==> flow/design.v <==
module clk_div(
    input clk,
    input rst,
    output reg tick_1hz
    );
    parameter CLK_FREQ = 1000; 
    reg [31:0] cnt; 
    always @(posedge clk or posedge rst) begin
        if (rst) begin
            cnt <= 0;
            tick_1hz <= 0;
        end 
        else begin
            if (cnt >= CLK_FREQ - 1) begin
                cnt <= 0;
                tick_1hz <= 1;
            end 
            else begin
                cnt <= cnt + 1;
                tick_1hz <= 0; 
            end
        end
    end
endmodule
module time_counter(
    input clk,
    input rst,
    input tick_1hz,
    input adjust,    
    input up,        
    input up_ten,    
    output reg [3:0] cur_h_ten, cur_h_one,
    output reg [3:0] cur_m_ten, cur_m_one,
    output reg [3:0] cur_s_ten, cur_s_one,
    output reg [1:0] adjust_mode,
    output reg led4, led6, led8
    );
    reg prev_adjust, prev_up, prev_up_ten;
    wire adjust_pulse, up_pulse, up_ten_pulse;
    always @(posedge clk) begin
        prev_adjust <= adjust;
        prev_up     <= up;
        prev_up_ten <= up_ten;
    end
    assign adjust_pulse = adjust & (~prev_adjust);
    assign up_pulse     = up & (~prev_up);
    assign up_ten_pulse = up_ten & (~prev_up_ten);
    always @(posedge clk or posedge rst) begin
        if(rst) adjust_mode <= 0;
        else if(adjust_pulse) begin
            if(adjust_mode >= 3) adjust_mode <= 0;
            else adjust_mode <= adjust_mode + 1;
        end
    end
    always @(*) begin
        case(adjust_mode)
            2'd0: {led4, led6, led8} = 3'b111;  
            2'd1: {led4, led6, led8} = 3'b001;  
            2'd2: {led4, led6, led8} = 3'b010;  
            2'd3: {led4, led6, led8} = 3'b100;  
            default: {led4, led6, led8} = 3'b111;
        endcase
    end
    always @(posedge clk or posedge rst) begin
        if(rst) begin
            {cur_h_ten, cur_h_one} <= 0;
            {cur_m_ten, cur_m_one} <= 0;
            {cur_s_ten, cur_s_one} <= 0;
        end
        else begin
            if(adjust_mode == 0 && tick_1hz) begin
                if(cur_s_one == 9) begin
                    cur_s_one <= 0;
                    if(cur_s_ten == 5) begin
                        cur_s_ten <= 0;
                        if(cur_m_one == 9) begin
                            cur_m_one <= 0;
                            if(cur_m_ten == 5) begin
                                cur_m_ten <= 0;
                                if(cur_h_ten == 2 && cur_h_one == 3) begin
                                    cur_h_ten <= 0; cur_h_one <= 0;
                                end else if(cur_h_one == 9) begin
                                    cur_h_one <= 0; cur_h_ten <= cur_h_ten + 1;
                                end else begin
                                    cur_h_one <= cur_h_one + 1;
                                end
                            end else cur_m_ten <= cur_m_ten + 1;
                        end else cur_m_one <= cur_m_one + 1;
                    end else cur_s_ten <= cur_s_ten + 1;
                end else cur_s_one <= cur_s_one + 1;
            end
            else if(up_pulse) begin
                case(adjust_mode)
                    2'd1: begin  
                        if(cur_s_one == 9) begin
                             cur_s_one <= 0;
                             if(cur_s_ten == 5) cur_s_ten <= 0;
                              else cur_s_ten <= cur_s_ten + 1;
                        end else cur_s_one <= cur_s_one + 1;
                    end
                    2'd2: begin  
                        if(cur_m_one == 9) begin
                             cur_m_one <= 0;
                             if(cur_m_ten == 5) cur_m_ten <= 0; 
                             else cur_m_ten <= cur_m_ten + 1;
                        end else cur_m_one <= cur_m_one + 1;
                    end
                    2'd3: begin  
                        if(cur_h_ten == 2 && cur_h_one == 3) begin
                            cur_h_ten <= 0; cur_h_one <= 0;
                        end else if(cur_h_one == 9) begin
                            cur_h_one <= 0; cur_h_ten <= cur_h_ten + 1;
                        end else begin
                            cur_h_one <= cur_h_one + 1;
                        end
                    end
                endcase
            end
            else if(up_ten_pulse) begin
                case(adjust_mode)
                    2'd1: begin 
                        if(cur_s_ten >= 5) cur_s_ten <= 0;
                        else cur_s_ten <= cur_s_ten + 1;
                    end
                    2'd2: begin 
                        if(cur_m_ten >= 5) cur_m_ten <= 0;
                        else cur_m_ten <= cur_m_ten + 1;
                    end
                    2'd3: begin 
                        if(cur_h_ten == 2) begin
                            cur_h_ten <= 0;
                            cur_h_one <= cur_h_one + 6;
                        end
                        else if(cur_h_ten == 1 && cur_h_one >= 4) begin
                            cur_h_ten <= 0;
                            cur_h_one <= cur_h_one - 4;
                        end
                        else begin
                            cur_h_ten <= cur_h_ten + 1;
                        end
                    end
                endcase
            end
        end
    end
endmodule
module time_converter(
    input [3:0] h_ten, h_one, 
    input world_clock, h24,
    input usa, england, spain,
    output reg [3:0] disp_h_ten, disp_h_one,
    output reg am, pm
    );
    integer k_time;  
    integer w_time;  
    always @(*) begin
        k_time = h_ten * 10 + h_one;
        w_time = k_time; 
        if (world_clock) begin
            if (usa) begin      
                w_time = k_time - 14;
                if (w_time < 0) w_time = w_time + 24; 
            end
            else if (england) begin 
                w_time = k_time - 9;
                if (w_time < 0) w_time = w_time + 24;
            end
            else if (spain) begin   
                w_time = k_time - 8;
                if (w_time < 0) w_time = w_time + 24;
            end
        end
        am = 0; 
        pm = 0;
        if (h24 || world_clock) begin
        end
        else begin
            if (w_time < 12) begin
                am = 1; pm = 0;
                if (w_time == 0) w_time = 12;
            end
            else begin
                am = 0; pm = 1;
                if (w_time > 12) w_time = w_time - 12;
            end
        end
        disp_h_ten = w_time / 10;
        disp_h_one = w_time % 10;
    end
endmodule
module stopwatch(
    input clk, rst,
    input enable_mode, 
    input btn_start,
    input btn_reset,
    output reg [3:0] m_ten, m_one,
    output reg [3:0] s_ten, s_one,
    output reg [3:0] ms_ten, ms_one,
    output reg [3:0] lap_m10, lap_m1,
    output reg [3:0] lap_s10, lap_s1,
    output reg [3:0] lap_ms10, lap_ms1
    );
reg [18:0] cnt_div;
    wire tick_10ms;
    assign tick_10ms = (cnt_div == 10 - 1);
    always @(posedge clk or posedge rst) begin
        if(rst) cnt_div <= 0;
        else if(tick_10ms) cnt_div <= 0;
        else cnt_div <= cnt_div + 1;
    end
    reg prev_start, prev_reset;
    wire start_pulse = btn_start & ~prev_start;
    wire reset_pulse = btn_reset & ~prev_reset;
    always @(posedge clk) begin
        prev_start <= btn_start;
        prev_reset <= btn_reset;
    end
    reg running; 
    always @(posedge clk or posedge rst) begin
        if(rst) begin
            {m_ten, m_one, s_ten, s_one, ms_ten, ms_one} <= 0;
            {lap_m10, lap_m1, lap_s10, lap_s1, lap_ms10, lap_ms1} <= 0;
            running <= 0;
        end
        else if(enable_mode) begin 
            if(start_pulse) begin
                running <= ~running;
                if (running) begin
                    lap_m10 <= m_ten; lap_m1 <= m_one;
                    lap_s10 <= s_ten; lap_s1 <= s_one;
                    lap_ms10 <= ms_ten; lap_ms1 <= ms_one;
                end
            end
            if(reset_pulse) begin
                running <= 0;
                {m_ten, m_one, s_ten, s_one, ms_ten, ms_one} <= 0;
                {lap_m10, lap_m1, lap_s10, lap_s1, lap_ms10, lap_ms1} <= 0;
            end
            if(running && tick_10ms) begin
                if(ms_one == 9) begin
                    ms_one <= 0;
                    if(ms_ten == 9) begin
                        ms_ten <= 0;
                        if(s_one == 9) begin
                            s_one <= 0;
                            if(s_ten == 5) begin
                                s_ten <= 0;
                                if(m_one == 9) begin
                                    m_one <= 0;
                                    if(m_ten == 5) m_ten <= 0;
                                    else m_ten <= m_ten + 1;
                                end else m_one <= m_one + 1;
                            end else s_ten <= s_ten + 1;
                        end else s_one <= s_one + 1;
                    end else ms_ten <= ms_ten + 1;
                end else ms_one <= ms_one + 1;
            end
        end
    end
endmodule
module timer(
    input clk, rst,
    input enable_mode,
    input btn_start,
    input btn_min,
    input btn_sec,
    input btn_clear,
    input btn_stop_alarm,
    output reg [3:0] tm_m10, tm_m1,
    output reg [3:0] tm_s10, tm_s1,
    output reg [3:0] set_m10, set_m1,
    output reg [3:0] set_s10, set_s1,
    output reg alarm_on
    );
    reg [31:0] cnt;
    wire tick_1hz;
    parameter CLK_FREQ = 1000;
    assign tick_1hz = (cnt == CLK_FREQ - 1);
    always @(posedge clk or posedge rst) begin
        if(rst) cnt <= 0;
        else if(cnt >= CLK_FREQ - 1) cnt <= 0; 
        else cnt <= cnt + 1;
    end
    reg prev_start, prev_min, prev_sec, prev_clear, prev_stop;
    wire start_pulse = btn_start & ~prev_start;
    wire min_pulse   = btn_min   & ~prev_min;
    wire sec_pulse   = btn_sec   & ~prev_sec;
    wire clear_pulse = btn_clear & ~prev_clear;
    wire stop_pulse  = btn_stop_alarm & ~prev_stop;
    always @(posedge clk) begin
        prev_start <= btn_start; prev_min <= btn_min; prev_sec <= btn_sec;
        prev_clear <= btn_clear; prev_stop <= btn_stop_alarm;
    end
    reg running; 
    wire is_zero = (tm_m10==0 && tm_m1==0 && tm_s10==0 && tm_s1==0);
    always @(posedge clk or posedge rst) begin
        if(rst) begin
            {tm_m10, tm_m1, tm_s10, tm_s1} <= 0;
            {set_m10, set_m1, set_s10, set_s1} <= 0;
            running <= 0; alarm_on <= 0;
        end
        else if(enable_mode) begin
            if (alarm_on && stop_pulse) begin 
                alarm_on <= 0; 
                running <= 0; 
            end
            else if (clear_pulse) begin
                {tm_m10, tm_m1, tm_s10, tm_s1} <= 0;
                {set_m10, set_m1, set_s10, set_s1} <= 0;
                running <= 0; alarm_on <= 0;
            end
            else if(!running && !alarm_on) begin
                if(min_pulse) begin 
                    if(tm_m1 == 9) begin 
                        tm_m1<=0; tm_m10<=tm_m10+1; 
                        set_m1<=0; set_m10<=set_m10+1; 
                    end 
                    else begin 
                        tm_m1 <= tm_m1 + 1;
                        set_m1 <= set_m1 + 1;          
                    end
                end
                if(sec_pulse) begin 
                    if(tm_s10 == 5) begin
                        tm_s10 <= 0; 
                        set_s10 <= 0;                  
                    end 
                    else begin
                        tm_s10 <= tm_s10 + 1;
                        set_s10 <= set_s10 + 1;        
                    end
                    tm_s1 <= 0; set_s1 <= 0; 
                end
            end
            if(start_pulse && !alarm_on && !is_zero) running <= ~running;
            if(running && tick_1hz) begin
                if(is_zero) begin 
                    running <= 0; 
                    alarm_on <= 1; 
                end
                else begin
                    if(tm_s1 == 0) begin
                        tm_s1 <= 9;
                        if(tm_s10 == 0) begin
                            tm_s10 <= 5;
                            if(tm_m1 == 0) begin
                                tm_m1 <= 9;
                                if(tm_m10 > 0) tm_m10 <= tm_m10 - 1;
                            end else tm_m1 <= tm_m1 - 1;
                        end else tm_s10 <= tm_s10 - 1;
                    end else tm_s1 <= tm_s1 - 1;
                end
            end
        end
        else begin 
            alarm_on <= 0; 
            running <= 0; 
        end
    end
endmodule
module alarm(
    input clk, rst,
    input enable_set,
    input btn_min,
    input btn_hour,
    input btn_stop,
    input btn_toggle,
    input btn_clear,
    input [3:0] cur_h_ten, cur_h_one,
    input [3:0] cur_m_ten, cur_m_one,
    input [3:0] cur_s_ten, cur_s_one,
    output reg [3:0] al_h_ten, al_h_one,
    output reg [3:0] al_m_ten, al_m_one,
    output reg alarm_trigger, 
    output reg alarm_enabled  
    );
    reg prev_min, prev_hour, prev_stop, prev_toggle, prev_clear;
    wire min_pulse    = btn_min    & ~prev_min;
    wire hour_pulse   = btn_hour   & ~prev_hour;
    wire stop_pulse   = btn_stop   & ~prev_stop;
    wire toggle_pulse = btn_toggle & ~prev_toggle;
    wire clear_pulse  = btn_clear  & ~prev_clear;
    always @(posedge clk) begin
        prev_min    <= btn_min;
        prev_hour   <= btn_hour;
        prev_stop   <= btn_stop;
        prev_toggle <= btn_toggle;
        prev_clear  <= btn_clear;
    end
    always @(posedge clk or posedge rst) begin
        if(rst) begin
            {al_h_ten, al_h_one, al_m_ten, al_m_one} <= 0;
            alarm_enabled <= 0; 
        end
        else begin
            if (toggle_pulse) alarm_enabled <= ~alarm_enabled;
            if(enable_set) begin
                if(clear_pulse) begin
                    {al_h_ten, al_h_one, al_m_ten, al_m_one} <= 0;
                end
                if(min_pulse) begin 
                    if(al_m_one == 9) begin al_m_one <= 0;
                    if(al_m_ten == 5) al_m_ten <= 0; 
                    else al_m_ten <= al_m_ten + 1; end 
                    else al_m_one <= al_m_one + 1;
                end
                if(hour_pulse) begin 
                     if(al_h_ten == 2 && al_h_one == 3) begin al_h_ten <= 0;
                     al_h_one <= 0; end 
                     else if(al_h_one == 9) begin al_h_one <= 0;
                     al_h_ten <= al_h_ten + 1; end 
                     else al_h_one <= al_h_one + 1;
                end
            end
        end
    end
    reg is_ringing; 
    always @(posedge clk or posedge rst) begin
        if (rst) is_ringing <= 0;
        else begin
            if (!alarm_enabled || (is_ringing && stop_pulse)) is_ringing <= 0;
            else if (alarm_enabled && !enable_set && !is_ringing) begin
                if ({cur_h_ten, cur_h_one, cur_m_ten, cur_m_one} == {al_h_ten, al_h_one, al_m_ten, al_m_one} &&
                    cur_s_ten == 0 && cur_s_one == 0) is_ringing <= 1; 
            end
        end
    end
    always @(*) alarm_trigger = is_ringing;
endmodule
module display_controller(
    input clk,
    input rst, 
    input [3:0] h_ten, h_one, 
    input [3:0] m_ten, m_one, 
    input [3:0] s_ten, s_one,
    input world_clock, use_alarm,
    input usa, england, spain,
    output reg [7:0] seg_com,  
    output reg [7:0] seg_data, 
    output reg [7:0] seg7
    );
    reg [19:0] seg_clk_div;
    wire seg_scan_clk;
    assign seg_scan_clk = seg_clk_div[1]; 
    always @(posedge clk or posedge rst) begin
        if (rst) seg_clk_div <= 0;
        else seg_clk_div <= seg_clk_div + 1;
    end
    reg [2:0] seg_scan_cnt;
    wire seg_scan_en = (seg_clk_div[1:0] == 2'b01);
    always @(posedge clk or posedge rst) begin
        if (rst) seg_scan_cnt <= 0;
        else if (seg_scan_en) begin
            if (seg_scan_cnt == 5) seg_scan_cnt <= 0;
            else seg_scan_cnt <= seg_scan_cnt + 1;
        end
    end
    reg [3:0] current_digit;
    always @(*) begin
        seg_data = 8'b1111_1111; 
        case (seg_scan_cnt)
            3'd0: begin
                seg_com = 8'b1101_1111; 
                current_digit = h_ten;
            end
            3'd1: begin
                seg_com = 8'b1110_1111;
                current_digit = h_one;
            end
            3'd2: begin
                seg_com = 8'b1111_0111;
                current_digit = m_ten;
            end
            3'd3: begin
                seg_com = 8'b1111_1011; 
                current_digit = m_one;
            end
            3'd4: begin
                seg_com = 8'b1111_1101; 
                current_digit = s_ten;
            end
            3'd5: begin
                seg_com = 8'b1111_1110; 
                current_digit = s_one;
            end
            default: begin
                seg_com = 8'b1111_1111;
                current_digit = 4'd0;
            end
        endcase
        case (current_digit)
            4'h0: seg_data[6:0] = ~7'b100_0000;
            4'h1: seg_data[6:0] = ~7'b111_1001;
            4'h2: seg_data[6:0] = ~7'b010_0100;
            4'h3: seg_data[6:0] = ~7'b011_0000;
            4'h4: seg_data[6:0] = ~7'b001_1001;
            4'h5: seg_data[6:0] = ~7'b001_0010;
            4'h6: seg_data[6:0] = ~7'b000_0010;
            4'h7: seg_data[6:0] = ~7'b111_1000;
            4'h8: seg_data[6:0] = ~7'b000_0000;
            4'h9: seg_data[6:0] = ~7'b001_0000;
            default: seg_data[6:0] = 7'b000_0000;
        endcase
        if (seg_scan_cnt == 3'd1 || seg_scan_cnt == 3'd3) 
             seg_data[7] = 1'b1;
        else 
             seg_data[7] = 1'b0;
    end 
    always @(posedge clk or posedge rst) begin
        if(rst) seg7 <= 8'b0000_0000; 
        else begin
            if(world_clock) begin
                if(usa)      
                    seg7 <= 8'b0011_1110; 
                else if(england) 
                    seg7 <= 8'b0111_1001; 
                else if(spain)   
                    seg7 <= 8'b0110_1101; 
                else 
                    seg7 <= 8'b0000_0000; 
            end
            else 
                seg7 <= 8'b0000_0000;
        end
    end
endmodule
module lcd_controller(
    input clk, rst,     
    input h24, world_clock,
    input sw_stopwatch, sw_timer, sw_alarm_set,
    input alarm_enabled,
    input usa, england, spain, 
    input [3:0] stp_m10, stp_m1, stp_s10, stp_s1, stp_ms10, stp_ms1,
    input [3:0] set_m10, set_m1, set_s10, set_s1,
    input [3:0] al_h10, al_h1, al_m10, al_m1,
    output reg LCD_RS, LCD_RW, LCD_E,
    output reg [7:0] LCD_DATA
    );
    reg [31:0] lcd_clk_div;
    wire lcd_tick;
    assign lcd_tick = (lcd_clk_div == 3 - 1);
    always @(posedge clk or posedge rst) begin
        if (rst) lcd_clk_div <= 0;
        else if (lcd_tick) lcd_clk_div <= 0;
        else lcd_clk_div <= lcd_clk_div + 1;
    end
    always @(posedge clk or posedge rst) begin
        if (rst) LCD_E <= 0;
        else if (lcd_clk_div < 1) LCD_E <= 1; 
        else LCD_E <= 0;
    end
    reg [7:0] lcd_state;
    reg [7:0] lcd_data_reg;
    reg lcd_rs_reg;
    reg [4:0] char_idx; 
    always @(posedge clk or posedge rst) begin
        if (rst) begin
            lcd_state <= 0;
            LCD_RW <= 0; LCD_RS <= 0; LCD_DATA <= 8'h00;
            char_idx <= 0;
            lcd_rs_reg <= 0; lcd_data_reg <= 8'h00;
        end 
        else begin
            if (lcd_tick) begin 
                case (lcd_state)
                    0:  begin lcd_rs_reg <= 0; lcd_data_reg <= 8'h38; lcd_state <= 1; end 
                    1:  begin lcd_state <= 2; end 
                    2:  begin lcd_rs_reg <= 0; lcd_data_reg <= 8'h38; lcd_state <= 3; end 
                    3:  begin lcd_state <= 4; end
                    4:  begin lcd_rs_reg <= 0; lcd_data_reg <= 8'h0C; lcd_state <= 5; end 
                    5:  begin lcd_state <= 6; end
                    6:  begin lcd_rs_reg <= 0; lcd_data_reg <= 8'h01; lcd_state <= 7; end 
                    7:  begin lcd_state <= 8; end
                    8:  begin lcd_rs_reg <= 0; lcd_data_reg <= 8'h06; lcd_state <= 9; end 
                    9:  begin lcd_state <= 10; end
                    10: begin lcd_rs_reg <= 0; lcd_data_reg <= 8'h80; char_idx <= 0; lcd_state <= 11; end 
                    11: begin 
                        lcd_rs_reg <= 1;
                        if (sw_stopwatch) begin
                            case(char_idx)
                                0: lcd_data_reg <= "M"; 1: lcd_data_reg <= "O"; 2: lcd_data_reg <= "D"; 3: lcd_data_reg <= "E";
                                4: lcd_data_reg <= " "; 5: lcd_data_reg <= ":"; 6: lcd_data_reg <= " ";
                                7: lcd_data_reg <= "S"; 8: lcd_data_reg <= "T"; 9: lcd_data_reg <= "O"; 10: lcd_data_reg <= "P"; 
                                11: lcd_data_reg <= "W"; 12: lcd_data_reg <= "A"; 13: lcd_data_reg <= "T"; 14: lcd_data_reg <= "C"; 15: lcd_data_reg <= "H";
                            endcase
                        end
                        else if (sw_timer) begin
                            case(char_idx)
                                0: lcd_data_reg <= "M"; 1: lcd_data_reg <= "O"; 2: lcd_data_reg <= "D"; 3: lcd_data_reg <= "E";
                                4: lcd_data_reg <= " "; 5: lcd_data_reg <= ":"; 6: lcd_data_reg <= " ";
                                7: lcd_data_reg <= "T"; 8: lcd_data_reg <= "I"; 9: lcd_data_reg <= "M"; 10: lcd_data_reg <= "E"; 
                                11: lcd_data_reg <= "R"; 12: lcd_data_reg <= " "; 13: lcd_data_reg <= " "; 14: lcd_data_reg <= " "; 15: lcd_data_reg <= " ";
                            endcase
                        end
                        else if (sw_alarm_set) begin
                            case(char_idx)
                                0: lcd_data_reg <= "A"; 1: lcd_data_reg <= "L"; 2: lcd_data_reg <= "A"; 3: lcd_data_reg <= "R"; 
                                4: lcd_data_reg <= "M"; 5: lcd_data_reg <= " "; 6: lcd_data_reg <= "S"; 7: lcd_data_reg <= "E"; 
                                8: lcd_data_reg <= "T"; 9: lcd_data_reg <= " "; 10: lcd_data_reg <= ":"; 11: lcd_data_reg <= " "; 
                                12: lcd_data_reg <= (alarm_enabled) ? "O" : "O";
                                13: lcd_data_reg <= (alarm_enabled) ? "N" : "F";
                                14: lcd_data_reg <= (alarm_enabled) ? " " : "F";
                                15: lcd_data_reg <= " ";
                            endcase
                        end
                        else begin
                            case(char_idx)
                                0: lcd_data_reg <= "M"; 1: lcd_data_reg <= "O"; 2: lcd_data_reg <= "D"; 3: lcd_data_reg <= "E";
                                4: lcd_data_reg <= " "; 5: lcd_data_reg <= ":"; 6: lcd_data_reg <= " ";
                                7: lcd_data_reg <= (h24) ? "2" : "1";
                                8: lcd_data_reg <= (h24) ? "4" : "2"; 
                                9: lcd_data_reg <= "H"; 
                                10: lcd_data_reg <= " "; 11: lcd_data_reg <= "T"; 12: lcd_data_reg <= "Y"; 13: lcd_data_reg <= "P"; 14: lcd_data_reg <= "E"; 15: lcd_data_reg <= " ";
                            endcase
                        end
                        if(char_idx < 15) char_idx <= char_idx + 1;
                        else lcd_state <= 12;
                    end
                    12: begin lcd_rs_reg <= 0; lcd_data_reg <= 8'hC0; char_idx <= 0; lcd_state <= 13; end 
                    13: begin
                        lcd_rs_reg <= 1;
                        if (sw_stopwatch) begin
                            case(char_idx)
                                0: lcd_data_reg <= "L"; 1: lcd_data_reg <= "A"; 2: lcd_data_reg <= "P"; 
                                3: lcd_data_reg <= " "; 4: lcd_data_reg <= ":"; 5: lcd_data_reg <= " ";
                                6: lcd_data_reg <= stp_m10 + "0"; 7: lcd_data_reg <= stp_m1 + "0";
                                8: lcd_data_reg <= ":";  
                                9: lcd_data_reg <= stp_s10 + "0"; 10: lcd_data_reg <= stp_s1 + "0";
                                11: lcd_data_reg <= ":";  
                                12: lcd_data_reg <= stp_ms10 + "0"; 13: lcd_data_reg <= stp_ms1 + "0";
                                14: lcd_data_reg <= " "; 15: lcd_data_reg <= " ";
                            endcase
                        end
                        else if (sw_timer) begin
                            case(char_idx)
                                0: lcd_data_reg <= "S"; 1: lcd_data_reg <= "E"; 2: lcd_data_reg <= "T"; 
                                3: lcd_data_reg <= " "; 4: lcd_data_reg <= ":"; 5: lcd_data_reg <= " ";
                                6: lcd_data_reg <= set_m10 + "0"; 7: lcd_data_reg <= set_m1 + "0";
                                8: lcd_data_reg <= ":";
                                9: lcd_data_reg <= set_s10 + "0"; 10: lcd_data_reg <= set_s1 + "0";
                                default: lcd_data_reg <= " "; 
                            endcase
                        end
                        else if (sw_alarm_set) begin
                            case(char_idx)
                                0: lcd_data_reg <= "T"; 1: lcd_data_reg <= "I"; 2: lcd_data_reg <= "M"; 3: lcd_data_reg <= "E"; 
                                4: lcd_data_reg <= " "; 5: lcd_data_reg <= ":"; 6: lcd_data_reg <= " ";
                                7: lcd_data_reg <= al_h10 + "0"; 8: lcd_data_reg <= al_h1 + "0";
                                9: lcd_data_reg <= ":";
                                10: lcd_data_reg <= al_m10 + "0"; 11: lcd_data_reg <= al_m1 + "0";
                                default: lcd_data_reg <= " ";
                            endcase
                        end
                        else begin
                            case(char_idx)
                                0: lcd_data_reg <= "Z"; 1: lcd_data_reg <= "O"; 2: lcd_data_reg <= "N"; 3: lcd_data_reg <= "E";
                                4: lcd_data_reg <= " "; 5: lcd_data_reg <= ":"; 6: lcd_data_reg <= " ";
                                default: begin
                                    if (world_clock && usa) begin
                                        case(char_idx)
                                            7: lcd_data_reg <= "U"; 8: lcd_data_reg <= "S"; 9: lcd_data_reg <= "A"; 10: lcd_data_reg <= " "; 
                                            11: lcd_data_reg <= "("; 12: lcd_data_reg <= "N"; 13: lcd_data_reg <= "Y"; 14: lcd_data_reg <= ")"; 15: lcd_data_reg <= " ";
                                        endcase
                                    end
                                    else if (world_clock && england) begin
                                        case(char_idx)
                                            7: lcd_data_reg <= "U"; 8: lcd_data_reg <= "K"; 9: lcd_data_reg <= " "; 10: lcd_data_reg <= "("; 
                                            11: lcd_data_reg <= "L"; 12: lcd_data_reg <= "O"; 13: lcd_data_reg <= "N"; 14: lcd_data_reg <= ")"; 15: lcd_data_reg <= " ";
                                        endcase
                                    end
                                    else if (world_clock && spain) begin
                                        case(char_idx)
                                            7: lcd_data_reg <= "S"; 8: lcd_data_reg <= "P"; 9: lcd_data_reg <= "A"; 10: lcd_data_reg <= "I"; 
                                            11: lcd_data_reg <= "N"; 12: lcd_data_reg <= " "; 13: lcd_data_reg <= " "; 14: lcd_data_reg <= " "; 15: lcd_data_reg <= " ";
                                        endcase
                                    end
                                    else begin
                                        case(char_idx)
                                            7: lcd_data_reg <= "K"; 8: lcd_data_reg <= "O"; 9: lcd_data_reg <= "R"; 10: lcd_data_reg <= "E"; 
                                            11: lcd_data_reg <= "A"; 12: lcd_data_reg <= " "; 13: lcd_data_reg <= " "; 14: lcd_data_reg <= " "; 15: lcd_data_reg <= " ";
                                        endcase
                                    end
                                end
                            endcase
                        end
                        if(char_idx < 15) char_idx <= char_idx + 1; 
                        else lcd_state <= 14; 
                    end
                    14: begin lcd_rs_reg <= 0; lcd_data_reg <= 8'h02; lcd_state <= 15; end 
                    15: begin lcd_state <= 10; end 
                    default: lcd_state <= 0;
                endcase
                LCD_RS <= lcd_rs_reg;
                LCD_DATA <= lcd_data_reg;
                LCD_RW <= 0; 
            end
        end
    end
endmodule
module clock(
    input clk,
    input rst,
    input adjust, up, up_ten,
    input h24, world_clock,
    input usa, england, spain,
    input sw_stopwatch,
    input sw_timer,
    input sw_alarm_set,
    input btn_stp_start,
    input btn_stp_reset,
    input btn_alarm_toggle,
    input btn_alarm_stop,
    output [7:0] seg_data, seg_com, seg7,
    output am, pm,
    output led4, led6, led8, 
    output LCD_RS, LCD_RW, LCD_E,
    output [7:0] LCD_DATA,
    output [3:0] rgb_r,
    output piezo_out 
    );
    wire tick_1hz;
    wire [1:0] adjust_mode;
    wire [3:0] cur_h_ten, cur_h_one, cur_m_ten, cur_m_one, cur_s_ten, cur_s_one;
    wire [3:0] disp_h_ten, disp_h_one; 
    wire [3:0] stp_m10, stp_m1, stp_s10, stp_s1, stp_ms10, stp_ms1;
    wire [3:0] stp_run_m10, stp_run_m1, stp_run_s10, stp_run_s1, stp_run_ms10, stp_run_ms1;
    wire [3:0] stp_lap_m10, stp_lap_m1, stp_lap_s10, stp_lap_s1, stp_lap_ms10, stp_lap_ms1;
    wire [3:0] tm_m10, tm_m1, tm_s10, tm_s1;
    wire [3:0] tm_set_m10, tm_set_m1, tm_set_s10, tm_set_s1;
    wire timer_alarm_on; 
    wire [3:0] al_h10, al_h1, al_m10, al_m1;
    wire real_alarm_trig; 
    wire alarm_is_on;     
    reg [3:0] final_h_ten, final_h_one, final_m_ten, final_m_one, final_s_ten, final_s_one;
    clk_div u_clk_div( .clk(clk), .rst(rst), .tick_1hz(tick_1hz) );
    time_counter u_counter(
        .clk(clk), .rst(rst), .tick_1hz(tick_1hz),
        .adjust( adjust & ~sw_stopwatch & ~sw_timer & ~sw_alarm_set ), 
        .up(     up     & ~sw_stopwatch & ~sw_timer & ~sw_alarm_set ), 
        .up_ten( up_ten & ~sw_stopwatch & ~sw_timer & ~sw_alarm_set ),
        .cur_h_ten(cur_h_ten), .cur_h_one(cur_h_one),
        .cur_m_ten(cur_m_ten), .cur_m_one(cur_m_one),
        .cur_s_ten(cur_s_ten), .cur_s_one(cur_s_one),
        .adjust_mode(adjust_mode),
        .led4(led4), .led6(led6), .led8(led8) 
    );
    time_converter u_converter(
        .h_ten(cur_h_ten), .h_one(cur_h_one),
        .world_clock(world_clock), .h24(h24),
        .usa(usa), .england(england), .spain(spain),
        .disp_h_ten(disp_h_ten), .disp_h_one(disp_h_one),
        .am(am), .pm(pm)
    );
    stopwatch u_stopwatch(
        .clk(clk), .rst(rst),
        .enable_mode(sw_stopwatch),
        .btn_start(btn_stp_start), .btn_reset(btn_stp_reset),
        .m_ten(stp_run_m10), .m_one(stp_run_m1),
        .s_ten(stp_run_s10), .s_one(stp_run_s1),
        .ms_ten(stp_run_ms10), .ms_one(stp_run_ms1),
        .lap_m10(stp_lap_m10), .lap_m1(stp_lap_m1),
        .lap_s10(stp_lap_s10), .lap_s1(stp_lap_s1),
        .lap_ms10(stp_lap_ms10), .lap_ms1(stp_lap_ms1)
    );
   timer u_timer(
        .clk(clk), .rst(rst),
        .enable_mode(sw_timer),
        .btn_start(adjust),
        .btn_min(up_ten),
        .btn_sec(up),
        .btn_clear(btn_stp_reset),
        .btn_stop_alarm(btn_alarm_stop),
        .tm_m10(tm_m10), .tm_m1(tm_m1), 
        .tm_s10(tm_s10), .tm_s1(tm_s1),
        .set_m10(tm_set_m10), .set_m1(tm_set_m1), 
        .set_s10(tm_set_s10),
        .set_s1(tm_set_s1),
        .alarm_on(timer_alarm_on)
    );
    alarm u_alarm(
        .clk(clk), .rst(rst),
        .enable_set(sw_alarm_set), 
        .btn_min(up),              
        .btn_hour(up_ten),         
        .btn_stop(btn_alarm_stop),     
        .btn_toggle(btn_alarm_toggle), 
        .btn_clear(btn_stp_reset),     
        .cur_h_ten(cur_h_ten), .cur_h_one(cur_h_one),
        .cur_m_ten(cur_m_ten), .cur_m_one(cur_m_one),
        .cur_s_ten(cur_s_ten), .cur_s_one(cur_s_one),
        .al_h_ten(al_h10), .al_h_one(al_h1),
        .al_m_ten(al_m10), .al_m_one(al_m1),
        .alarm_trigger(real_alarm_trig),
        .alarm_enabled(alarm_is_on) 
    );
    always @(*) begin
        if (sw_stopwatch) begin 
            final_h_ten = stp_run_m10;  final_h_one = stp_run_m1;
            final_m_ten = stp_run_s10;  final_m_one = stp_run_s1;
            final_s_ten = stp_run_ms10; final_s_one = stp_run_ms1;
        end
        else if (sw_timer) begin
            final_h_ten = 0;        final_h_one = 0;
            final_m_ten = tm_m10;   final_m_one = tm_m1;
            final_s_ten = tm_s10;   final_s_one = tm_s1;
        end
        else if (sw_alarm_set) begin
            final_h_ten = al_h10;   final_h_one = al_h1; 
            final_m_ten = al_m10;   final_m_one = al_m1;
            final_s_ten = 0;        final_s_one = 0;
        end
        else begin
            final_h_ten = disp_h_ten; final_h_one = disp_h_one;
            final_m_ten = cur_m_ten;  final_m_one = cur_m_one;
            final_s_ten = cur_s_ten;  final_s_one = cur_s_one;
        end
    end
    reg [15:0] piezo_cnt;
    reg piezo_wave;
    always @(posedge clk or posedge rst) begin
        if(rst) begin piezo_cnt <= 0; piezo_wave <= 0; end
        else begin
            piezo_wave <= ~piezo_wave; 
        end
    end
    assign piezo_out = (timer_alarm_on | real_alarm_trig) ? piezo_wave : 1'b0;
    reg [8:0] blink_cnt; 
    always @(posedge clk or posedge rst) begin
        if(rst) blink_cnt <= 0; else blink_cnt <= blink_cnt + 1;
    end
    wire blink_sig = blink_cnt[8]; 
    wire blink_red = (timer_alarm_on | real_alarm_trig) ? blink_sig : 1'b0; 
    assign rgb_r = {blink_red, blink_red, blink_red, blink_red}; 
    display_controller u_display(
        .clk(clk), .rst(rst),
        .h_ten(final_h_ten), .h_one(final_h_one),
        .m_ten(final_m_ten), .m_one(final_m_one),
        .s_ten(final_s_ten), .s_one(final_s_one),
        .world_clock(world_clock), .use_alarm(1'b0),
        .usa(usa), .england(england), .spain(spain),
        .seg_com(seg_com), .seg_data(seg_data), .seg7(seg7)
    );
    lcd_controller u_lcd(
        .clk(clk), .rst(rst),
        .h24(h24), .world_clock(world_clock),
        .sw_stopwatch(sw_stopwatch),
        .sw_timer(sw_timer),
        .sw_alarm_set(sw_alarm_set), 
        .alarm_enabled(alarm_is_on), 
        .usa(usa), .england(england), .spain(spain),
        .stp_m10(stp_lap_m10), .stp_m1(stp_lap_m1),
        .stp_s10(stp_lap_s10), .stp_s1(stp_lap_s1),
        .stp_ms10(stp_lap_ms10), .stp_ms1(stp_lap_ms1),
        .set_m10(tm_set_m10), .set_m1(tm_set_m1),
        .set_s10(tm_set_s10), .set_s1(tm_set_s1),
        .al_h10(al_h10), .al_h1(al_h1),
        .al_m10(al_m10), .al_m1(al_m1),
        .LCD_RS(LCD_RS), .LCD_RW(LCD_RW),
        .LCD_E(LCD_E), .LCD_DATA(LCD_DATA)
    );
endmodule
# From RTL to reports: clock
# Tool output for the design above before and after an edit, in the order of the flow.
# "before" refers to lines of the RTL above, "after" to lines of the edited file.
# "delta" is "after" less "before", of the values as shown.
# A cell with n/a has no value.
# setup
design,clock
clock,clk
lib,sky130hd
pvt_corner,tt_025C_1v80

# Edit of the RTL
# Unified diff, file above to edited file.
# This change comes from a script, not from a designer. The edited design behaves differently; no optimisation was intended.
# begin of diff
@@ -290,6 +290,7 @@
     always @(posedge clk) begin
         prev_start <= btn_start; prev_min <= btn_min; prev_sec <= btn_sec;
-        prev_clear <= btn_clear; prev_stop <= btn_stop_alarm;
-    end
+        prev_clear <= btn_clear; 
+    end
+    always @(*) prev_stop = btn_stop_alarm;
     reg running; 
     wire is_zero = (tm_m10==0 && tm_m1==0 && tm_s10==0 && tm_s1==0);
# end of diff

# Word level
# Yosys after proc, flatten, opt, wreduce and memory -nomap, before mapping. Memory bits, and registers merged into a memory's read port (data or address), are not among the register bits. Print and check cells are not counted. Equal cells are merged and count once.
# Yosys's memory passes give these memory sizes; they may raise the number of words (mostly to a power of two), join words into wider ones and drop unused or constant bits.
# op_classes
element,before,after,delta
multipliers,1,1,0
compare,14,14,0
equal,85,85,0
muxes,269,263,-6
logic,38,37,-1
add_sub_neg,59,59,0
div_mod_pow,2,2,0
n_reduce_logical,99,98,-1
# ops
op,before,after,delta
4-bit 2-to-1 mux,189,185,-4
1-bit 2-to-1 mux,25,23,-2
3-bit AND reduction,4,6,2
1-bit logical AND,21,20,-1
1-bit NOT,18,17,-1
4-bit AND reduction,3,2,-1
5-bit AND reduction,2,1,-1
4-bit by 1-bit adder with 4-bit output (second input constant),22,22,0
1-bit bitwise AND,19,19,0
2-bit OR reduction,15,15,0
4-bit by 6-bit adder with 7-bit output (second input constant),14,14,0
32-bit 2-to-1 mux,14,14,0
8-bit 2-to-1 mux,14,14,0
2-bit nonzero test,13,13,0
4-bit == test (second input constant),10,10,0
5-bit by 4-bit == test with 1-bit output (second input constant),8,8,0
8-bit by 4-bit == test with 1-bit output (second input constant),8,8,0
2-bit AND reduction,7,7,0
4-bit by 3-bit == test with 1-bit output (second input constant),6,6,0
1-bit zero test,6,6,0
4-bit zero test,6,6,0
2-bit != test (second input constant),6,6,0
3-bit != test (second input constant),6,6,0
4-bit by 2-bit == test with 1-bit output (second input constant),4,4,0
5-bit by 3-bit == test with 1-bit output (second input constant),4,4,0
8-bit by 3-bit == test with 1-bit output (second input constant),4,4,0
32-bit by 1-bit < comparator with 1-bit output (second input constant),4,4,0
4-bit OR reduction,4,4,0
# The list need not be complete.
# word_totals
element,before,after,delta
ff_bits,326,326,0
wordCells,631,623,-8
romBits,112,112,0
memories,1,1,0
# mem_list
element,before,after
memory_list,16 x 7 bit 1R0W,16 x 7 bit 1R0W

# Logic depth
# Depth = most cells in a row (Yosys ltp): at word level without a register or memory, in the mapped netlist without a sequential cell, where the memories' decode and read muxes count.
# logic_depth
element,before,after,delta
depth_word,18,18,0
ABC_AREA,0,0,n/a
mapped_depth,51,51,0
depth_no_buf,47,46,-1

# Synthesis result
# Yosys stat after the flow's synthesis: flattened, memories mapped to cells. It holds for the ABC_AREA given above (unset counts as 0); a run with the other value may have another netlist.
# types
cell,before,after,delta
sky130_fd_sc_hd__nand2_1,343,308,-35
sky130_fd_sc_hd__o21ai_0,181,215,34
sky130_fd_sc_hd__a21oi_1,125,105,-20
sky130_fd_sc_hd__nor3_1,55,74,19
sky130_fd_sc_hd__nand4_1,41,58,17
sky130_fd_sc_hd__o22ai_1,13,24,11
sky130_fd_sc_hd__nor2_1,211,201,-10
sky130_fd_sc_hd__nand3_1,113,103,-10
sky130_fd_sc_hd__xor2_1,46,36,-10
sky130_fd_sc_hd__mux2i_1,32,22,-10
sky130_fd_sc_hd__nor4_1,35,43,8
sky130_fd_sc_hd__a21o_1,20,13,-7
sky130_fd_sc_hd__a2111oi_0,8,1,-7
sky130_fd_sc_hd__inv_1,82,88,6
sky130_fd_sc_hd__o211ai_1,29,23,-6
sky130_fd_sc_hd__mux2_2,24,30,6
sky130_fd_sc_hd__o2111ai_1,10,4,-6
sky130_fd_sc_hd__buf_2,7,13,6
# The list need not be complete.
# mapped
element,before,after,delta
seqArea_um2,7683.6,7683.6,0.0
mapped_cells,2493,2518,25
ffs,309,309,0
synth_area_um2,21056.4,21302.9,246.5
# By module: a second synthesis without flattening, with its own total; a netlist apart from the flattened one above.
# hier_totals
element,before,after,delta
hier_cells,3080,3079,-1
area_unflattened_um2,25993.7,26216.4,222.7
# Each row is one instance without its submodules.
# by_module_before
mod,cells,instances,mod_seq_area_um2,area_um2
time_converter,1062,1,0.0,6974.2
lcd_controller,660,1,1803.0,5736.8
stopwatch,354,1,1741.7,3464.6
timer,330,1,1651.6,3215.6
time_counter,202,1,710.7,1954.4
alarm,140,1,550.5,1357.6
clk_div,81,1,825.8,1157.4
clock,132,1,250.2,1073.5
display_controller,119,1,250.2,1059.8
# by_module_after
mod,cells,instances,mod_seq_area_um2,area_um2
time_converter,1062,1,0.0,6974.2
lcd_controller,660,1,1803.0,5736.8
stopwatch,354,1,1741.7,3464.6
timer,329,1,1631.6,3438.3
time_counter,202,1,710.7,1954.4
alarm,140,1,550.5,1357.6
clk_div,81,1,825.8,1157.4
clock,132,1,250.2,1073.5
display_controller,119,1,250.2,1059.8

# Timing after synthesis
# Source: OpenSTA report_checks on the synthesized netlist (no wires, ideal clock, input and output delay 20% of the period each), path of least setup slack; recovery checks are left aside. Register names are those of the netlist, which keeps one name where synthesis merged equal registers.
# synth_timing
element,before,after,delta
path_type,input port to output port,input port to output port,n/a
from,input usa,input england,n/a
to,output seg_data[3],output seg_data[5],n/a
output_delay_ns,4.000,4.000,0.000
path_delay_ns,7.978,7.808,-0.170
arrival_ns,11.978,11.808,-0.170
slack_ns,4.022,4.192,0.170
n_path_buf,5,4,-1
period_ns,20.0,20.0,0.0
driving_pins,42,40,-2
synth_period_reached_ns,15.978,15.808,-0.170
# "path_delay_ns" = arrival - input delay + setup time.
# At an output port there is no setup time.
# "driving_pins" counts driving pins, that of a launching flip-flop among them; a cell with two outputs on the path counts twice.
# "synth_period_reached_ns" is the clock period less the worst setup slack; recovery checks do not enter. This is arithmetic on one report: input and output delays are still those of the set period (20% each).
# The rows between start and end are the longest chain of elaborated cells between them; the timing report does not say that the signal goes this way. Where chains are equally long, one stands for them.
# A line is the first line of the expression or statement that the cell stems from. Yosys adds cells for indexed reads and writes and turns some case tables into memories.
# A memory read counts as a cell of the chain, while the word-level depth stops at memories.
# synth_between_before
cell_sequence,sky130_fd_sc_hd__clkbuf_1 > sky130_fd_sc_hd__buf_1 > sky130_fd_sc_hd__a21oi_1 > sky130_fd_sc_hd__nor2_1 > sky130_fd_sc_hd__nor2_1 > sky130_fd_sc_hd__a21oi_1 > sky130_fd_sc_hd__inv_1 > sky130_fd_sc_hd__ha_1 > sky130_fd_sc_hd__nor3_1 > sky130_fd_sc_hd__nand3_1 > sky130_fd_sc_hd__nand2_1 > sky130_fd_sc_hd__a21oi_1 > sky130_fd_sc_hd__a311oi_4 > sky130_fd_sc_hd__a21bo_1 > sky130_fd_sc_hd__mux2_4 > sky130_fd_sc_hd__or2_1 > sky130_fd_sc_hd__buf_2 > sky130_fd_sc_hd__a31oi_1 > [... 6 more ...] > sky130_fd_sc_hd__a221o_1 > sky130_fd_sc_hd__inv_1 > sky130_fd_sc_hd__ha_1 > sky130_fd_sc_hd__nor3b_1 > sky130_fd_sc_hd__a221oi_1 > sky130_fd_sc_hd__o211ai_1 > sky130_fd_sc_hd__o22ai_2 > sky130_fd_sc_hd__o2111ai_4 > sky130_fd_sc_hd__xor2_1 > sky130_fd_sc_hd__ha_1 > sky130_fd_sc_hd__a22o_1 > sky130_fd_sc_hd__nand3_1 > sky130_fd_sc_hd__o31ai_1 > sky130_fd_sc_hd__a311o_1 > sky130_fd_sc_hd__inv_1 > sky130_fd_sc_hd__ha_1 > sky130_fd_sc_hd__mux2_1 > sky130_fd_sc_hd__mux2i_1
elab_chain_cells,12
cells_between,20
classes_between,add/sub (1); div (2); compare (2); mux (13); reduce/logical (1); memory (1)
# synth_lines_before
element,line_no,rtl
from (decl),705,"input usa, england, spain,"
32-bit 2-to-1 mux,160,if (usa) begin
32-bit 2-to-1 mux,159,if (world_clock) begin
32-bit by 5-bit subtractor with 32-bit output,184,if (w_time > 12) w_time = w_time - 12;
32-bit 2-to-1 mux,184,
32-bit 2-to-1 mux,178,if (w_time < 12) begin
32-bit 2-to-1 mux,175,if (h24 || world_clock) begin
32-bit by 5-bit modulo with 32-bit output,188,disp_h_one = w_time % 10;
4-bit 2-to-1 mux,807,else if (sw_alarm_set) begin
4-bit 2-to-1 mux,802,else if (sw_timer) begin
4-bit 2-to-1 mux,797,if (sw_stopwatch) begin
4-bit case mux with 6-bit select,461,case (seg_scan_cnt)
memory 16 x 7 bit,491,case (current_digit)
to (decl),713,"output [7:0] seg_data, seg_com, seg7,"
# synth_between_after
cell_sequence,sky130_fd_sc_hd__clkbuf_1 > sky130_fd_sc_hd__clkbuf_1 > sky130_fd_sc_hd__nand2_1 > sky130_fd_sc_hd__nor2_1 > sky130_fd_sc_hd__o21ai_0 > sky130_fd_sc_hd__o311ai_0 > sky130_fd_sc_hd__clkbuf_1 > sky130_fd_sc_hd__inv_1 > sky130_fd_sc_hd__ha_1 > sky130_fd_sc_hd__or3_1 > sky130_fd_sc_hd__o41ai_2 > sky130_fd_sc_hd__nand3_1 > sky130_fd_sc_hd__a311o_1 > sky130_fd_sc_hd__o41ai_2 > sky130_fd_sc_hd__clkbuf_1 > sky130_fd_sc_hd__nor2_1 > sky130_fd_sc_hd__a21oi_1 > sky130_fd_sc_hd__o32ai_1 > [... 4 more ...] > sky130_fd_sc_hd__o21ai_0 > sky130_fd_sc_hd__ha_1 > sky130_fd_sc_hd__nand2_1 > sky130_fd_sc_hd__nand2_1 > sky130_fd_sc_hd__o311a_1 > sky130_fd_sc_hd__o221ai_1 > sky130_fd_sc_hd__a211o_1 > sky130_fd_sc_hd__o211ai_4 > sky130_fd_sc_hd__inv_1 > sky130_fd_sc_hd__ha_1 > sky130_fd_sc_hd__nor2_1 > sky130_fd_sc_hd__o31ai_1 > sky130_fd_sc_hd__a311o_1 > sky130_fd_sc_hd__a31oi_4 > sky130_fd_sc_hd__inv_2 > sky130_fd_sc_hd__ha_1 > sky130_fd_sc_hd__nand2b_1 > sky130_fd_sc_hd__mux2i_1
elab_chain_cells,13
cells_between,21
classes_between,add/sub (1); div (2); compare (2); mux (14); reduce/logical (1); memory (1)
# synth_lines_after
element,line_no,rtl
from (decl),706,"input usa, england, spain,"
32-bit 2-to-1 mux,164,else if (england) begin
32-bit 2-to-1 mux,160,if (usa) begin
32-bit 2-to-1 mux,159,if (world_clock) begin
32-bit by 5-bit subtractor with 32-bit output,184,if (w_time > 12) w_time = w_time - 12;
32-bit 2-to-1 mux,184,
32-bit 2-to-1 mux,178,if (w_time < 12) begin
32-bit 2-to-1 mux,175,if (h24 || world_clock) begin
32-bit by 5-bit modulo with 32-bit output,188,disp_h_one = w_time % 10;
4-bit 2-to-1 mux,808,else if (sw_alarm_set) begin
4-bit 2-to-1 mux,803,else if (sw_timer) begin
4-bit 2-to-1 mux,798,if (sw_stopwatch) begin
4-bit case mux with 6-bit select,462,case (seg_scan_cnt)
memory 16 x 7 bit,492,case (current_digit)
to (decl),714,"output [7:0] seg_data, seg_com, seg7,"

# Worst path after layout
# Path of least setup slack in the final report of the runs of pair A (OpenROAD, finished layout, wires in). Where an end is a register, its clock arrival counts in the times.
# layout_timing
element,before,after,delta
path_type,input port to output port,input port to output port,n/a
from,input usa,input england,n/a
to,output seg_data[3],output seg_data[2],n/a
output_delay_ns,4.00,4.00,0.00
n_path_buf,2,2,0
slack_ns,1.72,1.31,-0.41
driving_pins,38,35,-3
arrival_ns,14.28,14.69,0.41
period_ns,20.0,20.0,0.0
# The rows between start and end are the longest chain of elaborated cells between them; the timing report does not say that the signal goes this way. Where chains are equally long, one stands for them.
# A memory read counts as a cell of the chain, while the word-level depth stops at memories.
# layout_between_before
cell_sequence,sky130_fd_sc_hd__clkdlybuf4s50_1 > sky130_fd_sc_hd__nor2b_1 > sky130_fd_sc_hd__a32o_1 > sky130_fd_sc_hd__a21oi_1 > sky130_fd_sc_hd__inv_1 > sky130_fd_sc_hd__ha_1 > sky130_fd_sc_hd__nor3_1 > sky130_fd_sc_hd__nand3_1 > sky130_fd_sc_hd__nand2_1 > sky130_fd_sc_hd__a21oi_1 > sky130_fd_sc_hd__a311oi_4 > sky130_fd_sc_hd__nand2_1 > sky130_fd_sc_hd__a221oi_2 > sky130_fd_sc_hd__nor2_1 > sky130_fd_sc_hd__a211oi_2 > sky130_fd_sc_hd__a2bb2oi_1 > sky130_fd_sc_hd__nor3_4 > sky130_fd_sc_hd__nand3_1 > [... 2 more ...] > sky130_fd_sc_hd__inv_1 > sky130_fd_sc_hd__ha_1 > sky130_fd_sc_hd__nor3b_1 > sky130_fd_sc_hd__a221oi_1 > sky130_fd_sc_hd__o211ai_1 > sky130_fd_sc_hd__o22ai_2 > sky130_fd_sc_hd__o2111ai_4 > sky130_fd_sc_hd__xor2_1 > sky130_fd_sc_hd__ha_1 > sky130_fd_sc_hd__a22o_1 > sky130_fd_sc_hd__nand3_1 > sky130_fd_sc_hd__o31ai_1 > sky130_fd_sc_hd__a311o_1 > sky130_fd_sc_hd__inv_1 > sky130_fd_sc_hd__ha_1 > sky130_fd_sc_hd__mux2_1 > sky130_fd_sc_hd__mux2i_1 > sky130_fd_sc_hd__clkdlybuf4s50_1
elab_chain_cells,12
cells_between,20
classes_between,add/sub (1); div (2); compare (2); mux (13); reduce/logical (1); memory (1)
# layout_lines_before
element,line_no,rtl
from (decl),705,"input usa, england, spain,"
32-bit 2-to-1 mux,160,if (usa) begin
32-bit 2-to-1 mux,159,if (world_clock) begin
32-bit by 5-bit subtractor with 32-bit output,184,if (w_time > 12) w_time = w_time - 12;
32-bit 2-to-1 mux,184,
32-bit 2-to-1 mux,178,if (w_time < 12) begin
32-bit 2-to-1 mux,175,if (h24 || world_clock) begin
32-bit by 5-bit modulo with 32-bit output,188,disp_h_one = w_time % 10;
4-bit 2-to-1 mux,807,else if (sw_alarm_set) begin
4-bit 2-to-1 mux,802,else if (sw_timer) begin
4-bit 2-to-1 mux,797,if (sw_stopwatch) begin
4-bit case mux with 6-bit select,461,case (seg_scan_cnt)
memory 16 x 7 bit,491,case (current_digit)
to (decl),713,"output [7:0] seg_data, seg_com, seg7,"
# layout_between_after
cell_sequence,sky130_fd_sc_hd__clkdlybuf4s50_1 > sky130_fd_sc_hd__clkinv_1 > sky130_fd_sc_hd__nand2_1 > sky130_fd_sc_hd__or3_1 > sky130_fd_sc_hd__a211oi_1 > sky130_fd_sc_hd__a311o_1 > sky130_fd_sc_hd__or3b_4 > sky130_fd_sc_hd__nor4_2 > sky130_fd_sc_hd__mux2_2 > sky130_fd_sc_hd__nor3_1 > sky130_fd_sc_hd__mux2_2 > sky130_fd_sc_hd__or2_0 > sky130_fd_sc_hd__nor2_1 > sky130_fd_sc_hd__a22o_1 > sky130_fd_sc_hd__a221oi_2 > sky130_fd_sc_hd__o21a_1 > sky130_fd_sc_hd__nand3_1 > sky130_fd_sc_hd__o21ai_0 > sky130_fd_sc_hd__ha_1 > sky130_fd_sc_hd__a21oi_1 > sky130_fd_sc_hd__a21oi_1 > sky130_fd_sc_hd__a21oi_1 > sky130_fd_sc_hd__a21o_1 > sky130_fd_sc_hd__a31oi_1 > sky130_fd_sc_hd__o211ai_4 > sky130_fd_sc_hd__inv_1 > sky130_fd_sc_hd__ha_1 > sky130_fd_sc_hd__nor2_1 > sky130_fd_sc_hd__xnor2_1 > sky130_fd_sc_hd__mux2i_1 > sky130_fd_sc_hd__o21ai_0 > sky130_fd_sc_hd__a221oi_1 > sky130_fd_sc_hd__nand3_2 > sky130_fd_sc_hd__o22ai_1 > sky130_fd_sc_hd__clkdlybuf4s50_1
elab_chain_cells,13
cells_between,21
classes_between,add/sub (1); div (2); compare (2); mux (14); reduce/logical (1); memory (1)
# layout_lines_after
element,line_no,rtl
from (decl),706,"input usa, england, spain,"
32-bit 2-to-1 mux,164,else if (england) begin
32-bit 2-to-1 mux,160,if (usa) begin
32-bit 2-to-1 mux,159,if (world_clock) begin
32-bit by 5-bit subtractor with 32-bit output,184,if (w_time > 12) w_time = w_time - 12;
32-bit 2-to-1 mux,184,
32-bit 2-to-1 mux,178,if (w_time < 12) begin
32-bit 2-to-1 mux,175,if (h24 || world_clock) begin
32-bit by 5-bit modulo with 32-bit output,188,disp_h_one = w_time % 10;
4-bit 2-to-1 mux,808,else if (sw_alarm_set) begin
4-bit 2-to-1 mux,803,else if (sw_timer) begin
4-bit 2-to-1 mux,798,if (sw_stopwatch) begin
4-bit case mux with 6-bit select,462,case (seg_scan_cnt)
memory 16 x 7 bit,492,case (current_digit)
to (decl),714,"output [7:0] seg_data, seg_com, seg7,"

# Layout results
# Both versions went through the flow (Yosys, OpenROAD) with the same settings in each pair. Constraints: input delay and output delay 20% of the set period each, output load 0.01 pF.
# flow_settings_pair_A
CORE_UTILIZATION,40
period_ns,20.0
CAP_MARGIN,20
CORE_MARGIN,2
SLEW_MARGIN,20
# measured_pair_A
element,before,after,delta
tns_setup_ns,0.000,0.000,0.000
design.die.area_um2,54491.9,55119.3,627.4
design_power_mw,3.110,3.235,0.125
ys_area_um2,21056.4,21302.9,246.5
worst_setup_slack_ns,1.716,1.313,-0.403
hold_ws_ns,0.409,0.403,-0.006
post_route_stdcell_area_um2,23657.7,23764.0,106.3
final_util_frac,0.452,0.451,-0.001
clock_period_reached_ns,18.284,18.687,0.403
# flow_settings_pair_B
ABC_AREA,0
CORE_MARGIN,6
CORE_UTILIZATION,52
CTS_CLUSTER_SIZE,33
MIN_ROUTING_LAYER,met1
SETUP_SLACK_MARGIN,4.92
period_ns,20.3
CAP_MARGIN,20
SLEW_MARGIN,20
# measured_pair_B
element,before,after,delta
tns_setup_ns,0.000,0.000,0.000
design.die.area_um2,45467.0,45969.5,502.5
design_power_mw,3.329,3.786,0.457
ys_area_um2,21056.4,21302.9,246.5
worst_setup_slack_ns,4.917,4.937,0.020
hold_ws_ns,0.400,0.404,0.004
post_route_stdcell_area_um2,24464.7,25179.1,714.4
final_util_frac,0.614,0.628,0.014
clock_period_reached_ns,15.383,15.363,-0.020
# "clock_period_reached_ns" means the clock period less the worst setup slack. The figure is calculated, with input and output delays left at 20% of the set period.
# By "design_power_mw" is meant OpenSTA's value without simulated activity: inputs other than the clock are taken to toggle once in ten clock periods, and the tool carries that through the logic.
